==> flow/design.v <==
module rgb2hsv(
        input clock,
        input reset_n,
        input in_valid,
        input [7:0] in_red,
        input [7:0] in_green,
        input [7:0] in_blue,
        input in_visual,
        input in_done,
        output out_valid,
        output [7:0] out_red,
        output [7:0] out_green,
        output [7:0] out_blue,
        output [7:0] out_hue,
        output [7:0] out_saturation,
        output [7:0] out_brightness,
        output out_visual,
        output out_done
    );
    reg valid1;
    reg [7:0] red1;
    reg [7:0] green1;
    reg [7:0] blue1;
    reg visual1;
    reg done1;
    reg [7:0] max_value1;
    reg [1:0] max_index1;
    reg [7:0] min_value1;
    reg [1:0] min_index1;
    always @(posedge clock)
    begin
        if (reset_n) begin
            valid1 <= in_valid;
            red1[7:0] <= in_red[7:0];
            green1[7:0] <= in_green[7:0];
            blue1[7:0] <= in_blue[7:0];
            visual1 <= in_visual;
            done1 <= in_done;
            if (in_red >= in_green) begin
                if (in_red >= in_blue) begin
                    max_value1[7:0] <= in_red[7:0];
                    max_index1[1:0] <= 1;
                end
                else begin
                    max_value1[7:0] <= in_blue[7:0];
                    max_index1[1:0] <= 3;
                end
            end
            else begin
                if (in_blue >= in_green) begin
                    max_value1[7:0] <= in_blue[7:0];
                    max_index1[1:0] <= 3;
                end
                else begin
                    max_value1[7:0] <= in_green[7:0];
                    max_index1[1:0] <= 2;
                end
            end
            if (in_red < in_green) begin
                if (in_red < in_blue) begin
                    min_value1[7:0] <= in_red[7:0];
                    min_index1[1:0] <= 1;
                end
                else begin
                    min_value1[7:0] <= in_blue[7:0];
                    min_index1[1:0] <= 3;
                end
            end
            else begin
                if (in_blue < in_green) begin
                    min_value1[7:0] <= in_blue[7:0];
                    min_index1[1:0] <= 3;
                end
                else begin
                    min_value1[7:0] <= in_green[7:0];
                    min_index1[1:0] <= 2;
                end
            end
        end 
        else begin
            valid1 <= 1'b0;
            red1[7:0] <= 8'b0;
            green1[7:0] <= 8'b0;
            blue1[7:0] <= 8'b0;
            visual1 <= 1'b0;
            done1 <= 1'b0;
            max_value1[7:0] <= 8'd0;
            max_index1[1:0] <= 2'd0; 
            min_value1[7:0] <= 8'd0; 
            min_index1[1:0] <= 2'd0;
        end
    end
    reg valid2;
    reg [7:0] red2;
    reg [7:0] green2;
    reg [7:0] blue2;
    reg visual2;
    reg done2;
    reg [7:0] dif2;
    reg [7:0] max_value2;
    reg [1:0] max_index2;
    reg [7:0] min_value2;
    reg [1:0] min_index2;
    always @(posedge clock)
    begin
        if (reset_n) begin
            valid2 <= valid1;
            red2[7:0] <= red1[7:0];
            green2[7:0] <= green1[7:0];
            blue2[7:0] <= blue1[7:0];
            visual2 <= visual1;
            done2 <= done1;
            dif2[7:0] <= max_value1[7:0] - min_value1[7:0];
            max_value2[7:0] <= max_value1[7:0];
            max_index2[1:0] <= max_index1[1:0];
            min_value2[7:0] <= min_value1[7:0];
            min_index2[1:0] <= min_index1[1:0];
        end 
        else begin
            valid2 <= 1'b0;
            red2[7:0] <= 8'b0;
            green2[7:0] <= 8'b0;
            blue2[7:0] <= 8'b0;
            visual2 <= 1'b0;
            done2 <= 1'b0;
            dif2[7:0] <= 8'd0;
            max_value2[7:0] <= 8'd0;
            max_index2[1:0] <= 2'd0;
            min_value2[7:0] <= 8'd0; 
            min_index2[1:0] <= 2'd0;
        end
    end
    reg valid3;
    reg [7:0] red3;
    reg [7:0] green3;
    reg [7:0] blue3;
    reg visual3;
    reg done3;
    reg [11:0] hue3;
    reg [7:0] dif3;
    reg [7:0] max_value3;
    reg [1:0] max_index3;
    reg [7:0] min_value3;
    reg [1:0] min_index3;
    always @(posedge clock)
    begin
        if (reset_n) begin
            valid3 <= valid2;
            red3[7:0] <= red2[7:0];
            green3[7:0] <= green2[7:0];
            blue3[7:0] <= blue2[7:0];
            visual3 <= visual2;
            done3 <= done2;
            dif3[7:0] <= dif2[7:0];
            max_value3[7:0] <= max_value2[7:0];
            max_index3[1:0] <= max_index2[1:0];
            min_value3[7:0] <= min_value2[7:0];
            min_index3[1:0] <= min_index2[1:0];
            if (dif2 > 0) begin
                if (max_index2 == 1) begin
                    if (green2 < blue2) begin
                        hue3[11:0] <= ((blue2 - green2) << 4);
                    end
                    else begin
                        hue3[11:0] <= ((green2 - blue2) << 4);
                    end
                end
                if (max_index2 == 2) begin
                    if (blue2 < red2) begin
                        hue3[11:0] <= ((red2 - blue2) << 4);
                    end
                    else begin
                        hue3[11:0] <= ((blue2 - red2) << 4);
                    end
                end
                if (max_index2 == 3) begin
                    if (red2 < green2) begin
                        hue3[11:0] <= ((green2 - red2) << 4);
                    end
                    else begin
                        hue3[11:0] <= ((red2 - green2) << 4);
                    end
                end
            end
            else begin
                hue3[11:0] <= 12'd0;             
            end
        end
        else begin
            valid3 <= 1'b0;
            red3[7:0] <= 8'b0;
            green3[7:0] <= 8'b0;
            blue3[7:0] <= 8'b0;
            visual3 <= 1'b0;
            done3 <= 1'b0;
            hue3[11:0] <= 12'd0;
            dif3[7:0] <= 8'd0;
            max_value3[7:0] <= 8'd0;
            max_index3[1:0] <= 2'd0;
            min_value3[7:0] <= 8'd0;
            min_index3[1:0] <= 2'd0;
        end
    end
    reg valid4;
    reg [7:0] red4;
    reg [7:0] green4;
    reg [7:0] blue4;
    reg visual4;
    reg done4;
    reg [11:0] hue4;
    reg [7:0] dif4;
    reg [7:0] max_value4;
    reg [1:0] max_index4;
    always @(posedge clock)
    begin
        if (reset_n) begin
            valid4 <= valid3;
            red4[7:0] <= red3[7:0];
            green4[7:0] <= green3[7:0];
            blue4[7:0] <= blue3[7:0];
            visual4 <= visual3;
            done4 <= done3;          
            dif4[7:0] <= dif3[7:0];
            max_value4[7:0] <= max_value3[7:0];
            max_index4 <= max_index3;
            hue4[11:0] <= (hue3 / dif3);
        end
        else begin
            valid4 <= 1'b0;
            red4[7:0] <= 8'b0;
            green4[7:0] <= 8'b0;
            blue4[7:0] <= 8'b0;
            visual4 <= 1'b0;
            done4 <= 1'b0;
            hue4[11:0] <= 12'd0;
            dif4[7:0] <= 8'd0;
            max_value4 <= 8'd0;
            max_index4[1:0] <= 2'd0;
        end
    end
    reg valid5;
    reg [7:0] red5;
    reg [7:0] green5;
    reg [7:0] blue5;
    reg visual5;
    reg done5;
    reg [11:0] hue5;
    reg [7:0] dif5;
    reg [7:0] max_value5;
    always @(posedge clock)
    begin
        if (reset_n) begin
            valid5 <= valid4;
            red5[7:0] <= red4[7:0];
            green5[7:0] <= green4[7:0];
            blue5[7:0] <= blue4[7:0];
            visual5 <= visual4;
            done5 <= done4;
            dif5[7:0] <= dif4[7:0];
            max_value5[7:0] <= max_value4[7:0];
            if (dif4 > 0) begin
                if (max_index4 == 1) begin
                    if (green4 < blue4) begin
                        hue5[11:0] <= 96 - hue4;
                    end
                    else begin
                        hue5[11:0] <= 0 + hue4;
                    end
                end
                if (max_index4 == 2) begin
                    if (blue4 < red4) begin
                        hue5[11:0] <= 32 - hue4;
                    end
                    else begin
                        hue5[11:0] <= 32 + hue4;
                    end
                end
                if (max_index4 == 3) begin
                    if (red4 < green4) begin
                        hue5[11:0] <= 64 - hue4;
                    end
                    else begin
                        hue5[11:0] <= 64 + hue4;
                    end
                end
            end
            else begin
                hue5[11:0] <= 12'd0;             
            end
        end
        else begin
            valid5 <= 1'b0;
            red5[7:0] <= 8'b0;
            green5[7:0] <= 8'b0;
            blue5[7:0] <= 8'b0;
            visual5 <= 1'b0;
            done5 <= 1'b0;
            dif5[7:0] <= 8'd0;
            max_value5[7:0] <= 8'd0;
            hue5[11:0] <= 12'd0;
        end
    end
    reg valid;
    reg [7:0] red;
    reg [7:0] green;
    reg [7:0] blue;
    reg visual;
    reg done;
    reg [18:0] hue;
    reg [7:0] saturation;
    reg [7:0] max_value;
    always @(posedge clock)
    begin
        if (reset_n) begin
            valid <= valid5;
            red[7:0] <= red5[7:0];
            green[7:0] <= green5[7:0];
            blue[7:0] <= blue5[7:0];
            visual <= visual5;
            done <= done5;
            max_value[7:0] <= max_value5[7:0];
            hue[18:0] <= (85 * hue5);
            if (max_value5 == 0) begin
                saturation[7:0] <= 8'd0;
            end
            else begin
                saturation[7:0] <= 255 * dif5 / max_value5;
            end
        end
        else begin 
            valid <= 1'b0;
            red[7:0] <= 8'b0;
            green[7:0] <= 8'b0;
            blue[7:0] <= 8'b0;
            visual <= 1'b0;
            done <= 1'b0;
            max_value[7:0] <= 8'd0;
            hue[18:0] <= 19'd0;
            saturation [7:0] <= 8'd0;
        end
    end
    assign out_valid = valid;
    assign out_red[7:0] = red[7:0];
    assign out_green[7:0] = green[7:0];  
    assign out_blue[7:0] = blue[7:0];
    assign out_hue[7:0] = hue[12:5];
    assign out_saturation[7:0] = saturation[7:0];
    assign out_brightness[7:0] = max_value[7:0];
    assign out_visual = visual;
    assign out_done = done;
endmodule
Lab notebook: rgb2hsv

From RTL to reports: rgb2hsv
Tool output for the design above before and after an edit, in the order of the flow.
Lines under "orig" count in the file above, lines under "edited" in the edited file.
"change": "edited" minus "orig" as printed here. "rel_change_pct": 100 x difference / "orig".
Operators carry their Yosys type and port widths (W data, S select, Z words).
Cell names lack the library's common part.
{"block": "inputs", "top": "rgb2hsv", "clock_port": "clock", "cell_library": "sky130hd", "lib_corner": "tt_025C_1v80"}

Diff
Unified diff, file above to edited file.
A script made this edit. It changes what the design does and was not meant as an optimisation.
begin of diff
@@ -9,5 +9,5 @@
         input in_done,
         output out_valid,
-        output [7:0] out_red,
+        output [7:0] out_red_ext,
         output [7:0] out_green,
         output [7:0] out_blue,
@@ -18,4 +18,8 @@
         output out_done
     );
+    wire [7:0] out_red;
+    reg [7:0] out_red_s1;
+    always @(posedge clock) out_red_s1 <= out_red;
+    assign out_red_ext = out_red_s1;
     reg valid1;
     reg [7:0] red1;
end of diff

Elaborated design
Counts by Yosys on the flattened word-level netlist (proc, flatten, opt, wreduce; memories kept). Register bits leave out memories and registers merged into their read ports (data or address). Print and check cells are left out. Cells with the same type and inputs are merged into one.
{"block": "bits", "item": "reg_bits", "orig": 315, "edited": 323, "change": 8, "rel_change_pct": 2.54}
{"block": "bits", "item": "input_bits", "orig": 29, "edited": 29, "change": 0, "rel_change_pct": 0.00}
{"block": "bits", "item": "output_inout_bits", "orig": 51, "edited": 51, "change": 0, "rel_change_pct": 0.00}
{"block": "bits", "item": "word_cells", "orig": 120, "edited": 121, "change": 1, "rel_change_pct": 0.83}
{"block": "op_classes", "item": "add_sub_neg", "orig": 12, "edited": 12, "change": 0, "rel_change_pct": 0.00}
{"block": "op_classes", "item": "mul", "orig": 2, "edited": 2, "change": 0, "rel_change_pct": 0.00}
{"block": "op_classes", "item": "n_div", "orig": 2, "edited": 2, "change": 0, "rel_change_pct": 0.00}
{"block": "op_classes", "item": "cmp", "orig": 14, "edited": 14, "change": 0, "rel_change_pct": 0.00}
{"block": "op_classes", "item": "n_eq", "orig": 6, "edited": 6, "change": 0, "rel_change_pct": 0.00}
{"block": "op_classes", "item": "mux", "orig": 21, "edited": 21, "change": 0, "rel_change_pct": 0.00}
{"block": "op_classes", "item": "logic", "orig": 1, "edited": 1, "change": 0, "rel_change_pct": 0.00}
{"block": "op_classes", "item": "n_reduce_logical", "orig": 6, "edited": 6, "change": 0, "rel_change_pct": 0.00}
{"block": "op_table", "op": "$mux W12", "orig": 12, "edited": 12, "change": 0, "rel_change_pct": 0.00}
{"block": "op_table", "op": "$lt A8 B8 Y1", "orig": 9, "edited": 9, "change": 0, "rel_change_pct": 0.00}
{"block": "op_table", "op": "$sub A8 B8 Y8", "orig": 7, "edited": 7, "change": 0, "rel_change_pct": 0.00}
{"block": "op_table", "op": "$mux W8", "orig": 6, "edited": 6, "change": 0, "rel_change_pct": 0.00}
{"block": "op_table", "op": "$eq A2 B2 Y1 const B", "orig": 4, "edited": 4, "change": 0, "rel_change_pct": 0.00}
{"block": "op_table", "op": "$ge A8 B8 Y1", "orig": 3, "edited": 3, "change": 0, "rel_change_pct": 0.00}
{"block": "op_table", "op": "$eq A2 B1 Y1 const B", "orig": 2, "edited": 2, "change": 0, "rel_change_pct": 0.00}
{"block": "op_table", "op": "$gt A8 B1 Y1 const B", "orig": 2, "edited": 2, "change": 0, "rel_change_pct": 0.00}
{"block": "op_table", "op": "$mux W2", "orig": 2, "edited": 2, "change": 0, "rel_change_pct": 0.00}
{"block": "op_table", "op": "$reduce_and A2 Y1", "orig": 2, "edited": 2, "change": 0, "rel_change_pct": 0.00}
{"block": "op_table", "op": "$reduce_bool A3 Y1", "orig": 2, "edited": 2, "change": 0, "rel_change_pct": 0.00}
{"block": "op_table", "op": "$sub A7 B12 Y12 const A", "orig": 2, "edited": 2, "change": 0, "rel_change_pct": 0.00}
{"block": "op_table", "op": "$add A6 B12 Y12 const A", "orig": 1, "edited": 1, "change": 0, "rel_change_pct": 0.00}
{"block": "op_table", "op": "$add A7 B12 Y12 const A", "orig": 1, "edited": 1, "change": 0, "rel_change_pct": 0.00}
{"block": "op_table", "op": "$div A12 B8 Y12", "orig": 1, "edited": 1, "change": 0, "rel_change_pct": 0.00}
{"block": "op_table", "op": "$div A32 B8 Y32", "orig": 1, "edited": 1, "change": 0, "rel_change_pct": 0.00}
{"block": "op_table", "op": "$logic_not A8 Y1", "orig": 1, "edited": 1, "change": 0, "rel_change_pct": 0.00}
{"block": "op_table", "op": "$mul A7 B12 Y13 const A", "orig": 1, "edited": 1, "change": 0, "rel_change_pct": 0.00}
{"block": "op_table", "op": "$mul A8 B8 Y16 const A", "orig": 1, "edited": 1, "change": 0, "rel_change_pct": 0.00}
{"block": "op_table", "op": "$mux W1", "orig": 1, "edited": 1, "change": 0, "rel_change_pct": 0.00}
{"block": "op_table", "op": "$not A1 Y1", "orig": 1, "edited": 1, "change": 0, "rel_change_pct": 0.00}
{"block": "op_table", "op": "$reduce_or A2 Y1", "orig": 1, "edited": 1, "change": 0, "rel_change_pct": 0.00}
{"block": "op_table", "op": "$sub A6 B12 Y12 const A", "orig": 1, "edited": 1, "change": 0, "rel_change_pct": 0.00}

Depth
Longest topological path by Yosys (ltp), each cell counted once; first at word level (registers and memories cut), then after technology mapping (sequential cells cut; the memories' decode and read muxes count).
{"block": "depth", "item": "word_depth", "orig": 5, "edited": 5, "change": 0, "rel_change_pct": 0.00}
{"block": "depth", "item": "ABC_AREA", "orig": "0", "edited": "0"}
{"block": "depth", "item": "depth_mapped", "orig": 428, "edited": 441, "change": 13, "rel_change_pct": 3.04}
{"block": "depth", "item": "ltp_nobuf", "orig": 403, "edited": 415, "change": 12, "rel_change_pct": 2.98}

Netlist
Source: synth_stat.txt of the flow (Yosys; design flattened, memories mapped). It holds for the ABC_AREA given above (unset counts as 0); a run with the other value may have another netlist.
{"block": "mapped", "item": "cell_count", "orig": 4675, "edited": 4712, "change": 37, "rel_change_pct": 0.79}
{"block": "mapped", "item": "mapped_area_um2", "orig": 36228.5, "edited": 36704.0, "change": 475.5, "rel_change_pct": 1.31}
{"block": "mapped", "item": "seq_area_um2", "orig": 6125.9, "edited": 6286.0, "change": 160.1, "rel_change_pct": 2.61}
{"block": "mapped", "item": "flip_flops", "orig": 306, "edited": 314, "change": 8, "rel_change_pct": 2.61}
{"block": "mapped", "item": "n_buf", "orig": 128, "edited": 122, "change": -6, "rel_change_pct": -4.69}
{"block": "types", "cell": "nor2_1", "orig": 455, "edited": 489, "change": 34, "rel_change_pct": 7.47}
{"block": "types", "cell": "a21oi_1", "orig": 239, "edited": 270, "change": 31, "rel_change_pct": 12.97}
{"block": "types", "cell": "o21ai_0", "orig": 186, "edited": 157, "change": -29, "rel_change_pct": -15.59}
{"block": "types", "cell": "or3_1", "orig": 55, "edited": 38, "change": -17, "rel_change_pct": -30.91}
{"block": "types", "cell": "clkbuf_1", "orig": 101, "edited": 87, "change": -14, "rel_change_pct": -13.86}
{"block": "types", "cell": "mux2i_1", "orig": 56, "edited": 70, "change": 14, "rel_change_pct": 25.00}
{"block": "types", "cell": "nor3_1", "orig": 272, "edited": 259, "change": -13, "rel_change_pct": -4.78}
{"block": "types", "cell": "nand2b_1", "orig": 66, "edited": 79, "change": 13, "rel_change_pct": 19.70}
{"block": "types", "cell": "nor4_1", "orig": 40, "edited": 27, "change": -13, "rel_change_pct": -32.50}
{"block": "types", "cell": "nand4_1", "orig": 68, "edited": 56, "change": -12, "rel_change_pct": -17.65}
{"block": "types", "cell": "xnor2_1", "orig": 135, "edited": 145, "change": 10, "rel_change_pct": 7.41}
{"block": "types", "cell": "nor2b_1", "orig": 60, "edited": 50, "change": -10, "rel_change_pct": -16.67}
{"block": "types", "cell": "and3_1", "orig": 43, "edited": 33, "change": -10, "rel_change_pct": -23.26}
{"block": "types", "cell": "a221oi_1", "orig": 18, "edited": 8, "change": -10, "rel_change_pct": -55.56}
{"block": "types", "cell": "nand3_1", "orig": 86, "edited": 77, "change": -9, "rel_change_pct": -10.47}
{"block": "types", "cell": "o21ai_1", "orig": 20, "edited": 29, "change": 9, "rel_change_pct": 45.00}
{"block": "types", "cell": "a21boi_0", "orig": 12, "edited": 3, "change": -9, "rel_change_pct": -75.00}
{"block": "types", "cell": "dfxtp_1", "orig": 306, "edited": 314, "change": 8, "rel_change_pct": 2.61}
Not every row of either side is listed.

Worst setup path after synthesis
OpenSTA on the mapped netlist: ideal clock, no wires. The path of least setup slack (recovery checks aside). Input and output delay are each 20% of the period. Register names are those of the netlist, which keeps one name where synthesis merged equal registers.
{"block": "synth_path", "item": "path_kind", "orig": "register -> register", "edited": "register -> register"}
{"block": "synth_path", "item": "startpoint", "orig": "register max_value5[0]", "edited": "register max_value5[0]"}
{"block": "synth_path", "item": "endpoint", "orig": "register saturation[0]", "edited": "register saturation[0]"}
{"block": "synth_path", "item": "tclk_ps", "orig": 80000, "edited": 80000, "change": 0, "rel_change_pct": 0.00}
{"block": "synth_path", "item": "setup_ps", "orig": 141, "edited": 138, "change": -3}
{"block": "synth_path", "item": "launch_ps", "orig": 0, "edited": 0, "change": 0}
{"block": "synth_path", "item": "arrival_ps", "orig": 79021, "edited": 79880, "change": 859, "rel_change_pct": 1.09}
{"block": "synth_path", "item": "required_ps", "orig": 79859, "edited": 79862, "change": 3, "rel_change_pct": 0.00}
{"block": "synth_path", "item": "path_slack_ps", "orig": 838, "edited": -18, "change": -856}
{"block": "synth_path", "item": "delay_ps", "orig": 79162, "edited": 80018, "change": 856, "rel_change_pct": 1.08}
{"block": "synth_path", "item": "driving_pins", "orig": 394, "edited": 404, "change": 10, "rel_change_pct": 2.54}
{"block": "synth_path", "item": "path_buffers", "orig": 28, "edited": 28, "change": 0, "rel_change_pct": 0.00}
{"block": "synth_path", "item": "synth_period_reached_ps", "orig": 79162, "edited": 80018, "change": 856, "rel_change_pct": 1.08}
"delay_ps" = arrival - input delay + setup time.
"driving_pins": output pins that drive a net of the path, with the launching flip-flop's if there is one; two outputs of one cell count as two.
"synth_period_reached_ps" is the clock period less the worst setup slack; recovery checks do not enter. This is arithmetic on one report: input and output delays are still those of the set period (20% each).
At most two assigning lines are given for a register; there are more.
{"block": "synth_between_orig", "cell_sequence": "dfxtp_1 -> inv_1 -> ha_1 -> o21a_1 -> o21ai_0 -> nor2_1 -> ha_1 -> o211ai_1 -> a211oi_2 -> a21oi_1 -> ha_1 -> or3_1 -> o22ai_1 -> mux2_2 -> ha_1 -> a21o_1 -> o2111ai_1 -> nand2_1 -> [358 not listed] -> clkbuf_1 -> nor2_1 -> a21oi_1 -> ha_1 -> a21oi_1 -> nor2b_1 -> o21ai_0 -> nand2b_1 -> a21oi_1 -> nor2b_1 -> o21ai_0 -> nand2b_1 -> a221oi_1 -> o2111ai_1 -> nor2_1 -> o2111ai_1 -> a2111oi_1 -> a41oi_1", "cells_between": 3, "cone_lines": 2, "cone_classes": "div: 1; reduce/logical: 2"}
{"block": "synth_lines_orig", "item": "start: declaration", "line_no": 249, "source": "reg [7:0] max_value5;"}
{"block": "synth_lines_orig", "item": "start: assignment", "line_no": 260, "source": "max_value5[7:0] <= max_value4[7:0];"}
{"block": "synth_lines_orig", "item": "start: assignment", "line_no": 299, "source": "max_value5[7:0] <= 8'd0;"}
{"block": "synth_lines_orig", "item": "end: assignment", "line_no": 324, "source": "saturation[7:0] <= 8'd0;"}
{"block": "synth_lines_orig", "item": "end: assignment", "line_no": 327, "source": "saturation[7:0] <= 255 * dif5 / max_value5;"}
{"block": "synth_lines_orig", "item": "end: declaration", "line_no": 310, "source": "reg [7:0] saturation;"}
orig: Chain of elaborated cells between the ends: none given.
{"block": "synth_between_edited", "cell_sequence": "dfxtp_1 -> inv_1 -> ha_1 -> o211ai_1 -> a211oi_1 -> a31oi_1 -> nor2_1 -> ha_1 -> or3_1 -> o22ai_1 -> nor2_1 -> mux2i_1 -> inv_1 -> ha_1 -> inv_1 -> a221o_1 -> a21o_1 -> mux2i_1 -> [368 not listed] -> nor2_1 -> a21oi_1 -> ha_1 -> a21oi_1 -> nor2b_1 -> o21ai_0 -> nand2b_1 -> a21oi_1 -> nor2b_1 -> o21ai_0 -> nand2b_1 -> a21oi_1 -> o21ai_0 -> a311o_1 -> a211oi_1 -> o2111ai_1 -> a2111oi_0 -> a31oi_1", "cells_between": 3, "cone_lines": 2, "cone_classes": "div: 1; reduce/logical: 2"}
{"block": "synth_lines_edited", "item": "start: declaration", "line_no": 253, "source": "reg [7:0] max_value5;"}
{"block": "synth_lines_edited", "item": "start: assignment", "line_no": 264, "source": "max_value5[7:0] <= max_value4[7:0];"}
{"block": "synth_lines_edited", "item": "start: assignment", "line_no": 303, "source": "max_value5[7:0] <= 8'd0;"}
{"block": "synth_lines_edited", "item": "end: assignment", "line_no": 328, "source": "saturation[7:0] <= 8'd0;"}
{"block": "synth_lines_edited", "item": "end: assignment", "line_no": 331, "source": "saturation[7:0] <= 255 * dif5 / max_value5;"}
{"block": "synth_lines_edited", "item": "end: declaration", "line_no": 314, "source": "reg [7:0] saturation;"}
edited: Chain of elaborated cells between the ends: none given.

Path in the finished layout
From the final timing report of the runs of pair 1: the path of least setup slack in the routed layout; clock arrival at registers is part of the times.
The path's times are printed in steps of 10 ps; the period is the one set.
{"block": "layout_path", "item": "path_kind", "orig": "register -> register", "edited": "register -> register"}
{"block": "layout_path", "item": "startpoint", "orig": "register max_value5[4]", "edited": "register max_value5[0]"}
{"block": "layout_path", "item": "endpoint", "orig": "register saturation[0]", "edited": "register saturation[0]"}
{"block": "layout_path", "item": "tclk_ps", "orig": 76200, "edited": 76200, "change": 0, "rel_change_pct": 0.00}
{"block": "layout_path", "item": "setup_ps", "orig": 150, "edited": 140, "change": -10}
{"block": "layout_path", "item": "launch_ps", "orig": 570, "edited": 620, "change": 50, "rel_change_pct": 8.77}
{"block": "layout_path", "item": "arrival_ps", "orig": 72220, "edited": 72530, "change": 310, "rel_change_pct": 0.43}
{"block": "layout_path", "item": "required_ps", "orig": 76630, "edited": 76660, "change": 30, "rel_change_pct": 0.04}
{"block": "layout_path", "item": "path_slack_ps", "orig": 4410, "edited": 4130, "change": -280}
{"block": "layout_path", "item": "driving_pins", "orig": 381, "edited": 386, "change": 5, "rel_change_pct": 1.31}
{"block": "layout_path", "item": "path_buffers", "orig": 9, "edited": 7, "change": -2, "rel_change_pct": -22.22}
At most two assigning lines are given for a register; there are more.
{"block": "layout_between_orig", "cell_sequence": "dfxtp_1 -> or4_4 -> nor3_4 -> o21ai_2 -> nor2_1 -> ha_1 -> o211ai_1 -> a211oi_2 -> nor2_1 -> a21oi_2 -> ha_2 -> o21a_1 -> o22ai_2 -> mux2_2 -> ha_1 -> a21o_1 -> o21a_1 -> or3_1 -> [345 not listed] -> nand3_4 -> nor2_1 -> a21oi_1 -> ha_1 -> a21oi_1 -> nor2b_1 -> o21ai_1 -> nand2b_1 -> a21oi_1 -> nor2b_1 -> o21ai_0 -> nand2b_1 -> a221oi_1 -> o2111ai_1 -> nor2_1 -> o2111ai_1 -> a2111oi_2 -> a41oi_1", "cells_between": 3, "cone_lines": 2, "cone_classes": "div: 1; reduce/logical: 2"}
{"block": "layout_lines_orig", "item": "start: declaration", "line_no": 249, "source": "reg [7:0] max_value5;"}
{"block": "layout_lines_orig", "item": "start: assignment", "line_no": 260, "source": "max_value5[7:0] <= max_value4[7:0];"}
{"block": "layout_lines_orig", "item": "start: assignment", "line_no": 299, "source": "max_value5[7:0] <= 8'd0;"}
{"block": "layout_lines_orig", "item": "end: assignment", "line_no": 324, "source": "saturation[7:0] <= 8'd0;"}
{"block": "layout_lines_orig", "item": "end: assignment", "line_no": 327, "source": "saturation[7:0] <= 255 * dif5 / max_value5;"}
{"block": "layout_lines_orig", "item": "end: declaration", "line_no": 310, "source": "reg [7:0] saturation;"}
orig: Chain of elaborated cells between the ends: none given.
{"block": "layout_between_edited", "cell_sequence": "dfxtp_4 -> clkinvlp_4 -> ha_4 -> o211ai_1 -> buf_4 -> a211oi_1 -> a31oi_1 -> nor2_1 -> ha_1 -> or3_1 -> o22ai_4 -> nor2_2 -> mux2i_2 -> inv_1 -> ha_1 -> inv_1 -> a221o_1 -> nand2_1 -> [350 not listed] -> nor2_4 -> nand3_4 -> buf_4 -> mux2_1 -> ha_1 -> o21ai_0 -> nand2b_1 -> a21oi_1 -> nor2b_1 -> o21ai_1 -> nand2b_1 -> a21oi_2 -> o21ai_0 -> a311o_1 -> a211oi_1 -> o2111ai_1 -> a2111oi_2 -> a31oi_1", "cells_between": 3, "cone_lines": 2, "cone_classes": "div: 1; reduce/logical: 2"}
{"block": "layout_lines_edited", "item": "start: declaration", "line_no": 253, "source": "reg [7:0] max_value5;"}
{"block": "layout_lines_edited", "item": "start: assignment", "line_no": 264, "source": "max_value5[7:0] <= max_value4[7:0];"}
{"block": "layout_lines_edited", "item": "start: assignment", "line_no": 303, "source": "max_value5[7:0] <= 8'd0;"}
{"block": "layout_lines_edited", "item": "end: assignment", "line_no": 328, "source": "saturation[7:0] <= 8'd0;"}
{"block": "layout_lines_edited", "item": "end: assignment", "line_no": 331, "source": "saturation[7:0] <= 255 * dif5 / max_value5;"}
{"block": "layout_lines_edited", "item": "end: declaration", "line_no": 314, "source": "reg [7:0] saturation;"}
edited: Chain of elaborated cells between the ends: none given.

Measured runs
Both versions went through the flow (Yosys, OpenROAD) with the same settings in each pair. Constraints: input delay and output delay 20% of the set period each, output load 0.01 pF.
{"block": "flow_settings_pair_1", "CORE_UTILIZATION": 40, "period_ns": 76.2, "CAP_MARGIN": 20, "CORE_MARGIN": 2, "SLEW_MARGIN": 20}
{"block": "results_pair_1", "item": "synthArea_um2", "orig": 36228.5, "edited": 36704.0, "change": 475.5, "rel_change_pct": 1.31}
{"block": "results_pair_1", "item": "die_area_um2", "orig": 92994.5, "edited": 94199.9, "change": 1205.4, "rel_change_pct": 1.30}
{"block": "results_pair_1", "item": "final_stdcell_area_um2", "orig": 41762.6, "edited": 42968.7, "change": 1206.1, "rel_change_pct": 2.89}
{"block": "results_pair_1", "item": "fin_util_pct", "orig": 46.5, "edited": 47.1, "change": 0.6}
{"block": "results_pair_1", "item": "fin_ws_ps", "orig": 4407, "edited": 4132, "change": -275}
{"block": "results_pair_1", "item": "ws_hold_ps", "orig": 404, "edited": 317, "change": -87}
{"block": "results_pair_1", "item": "achieved_period_ps", "orig": 71793, "edited": 72068, "change": 275, "rel_change_pct": 0.38}
{"block": "flow_settings_pair_2", "ABC_AREA": 0, "CAP_MARGIN": 30, "CORE_UTILIZATION": 26, "GPL_ROUTABILITY_DRIVEN": 1, "MAX_ROUTING_LAYER": "met4", "PLACE_DENSITY_LB_ADDON": 0.05, "SETUP_SLACK_MARGIN": 5.0, "TNS_END_PERCENT": 60, "period_ns": 61.9, "CORE_MARGIN": 2, "SLEW_MARGIN": 20}
{"block": "results_pair_2", "item": "synthArea_um2", "orig": 36228.5, "edited": 36704.0, "change": 475.5, "rel_change_pct": 1.31}
{"block": "results_pair_2", "item": "die_area_um2", "orig": 142344.0, "edited": 144191.0, "change": 1847.0, "rel_change_pct": 1.30}
{"block": "results_pair_2", "item": "final_stdcell_area_um2", "orig": 54039.3, "edited": 54427.2, "change": 387.9, "rel_change_pct": 0.72}
{"block": "results_pair_2", "item": "fin_util_pct", "orig": 39.2, "edited": 38.9, "change": -0.3}
{"block": "results_pair_2", "item": "fin_ws_ps", "orig": -5025, "edited": -5948, "change": -923}
{"block": "results_pair_2", "item": "ws_hold_ps", "orig": 417, "edited": 321, "change": -96}
{"block": "results_pair_2", "item": "achieved_period_ps", "orig": 66925, "edited": 67848, "change": 923, "rel_change_pct": 1.38}
"achieved_period_ps" means the clock period less the worst setup slack. The figure is calculated, with input and output delays left at 20% of the set period.
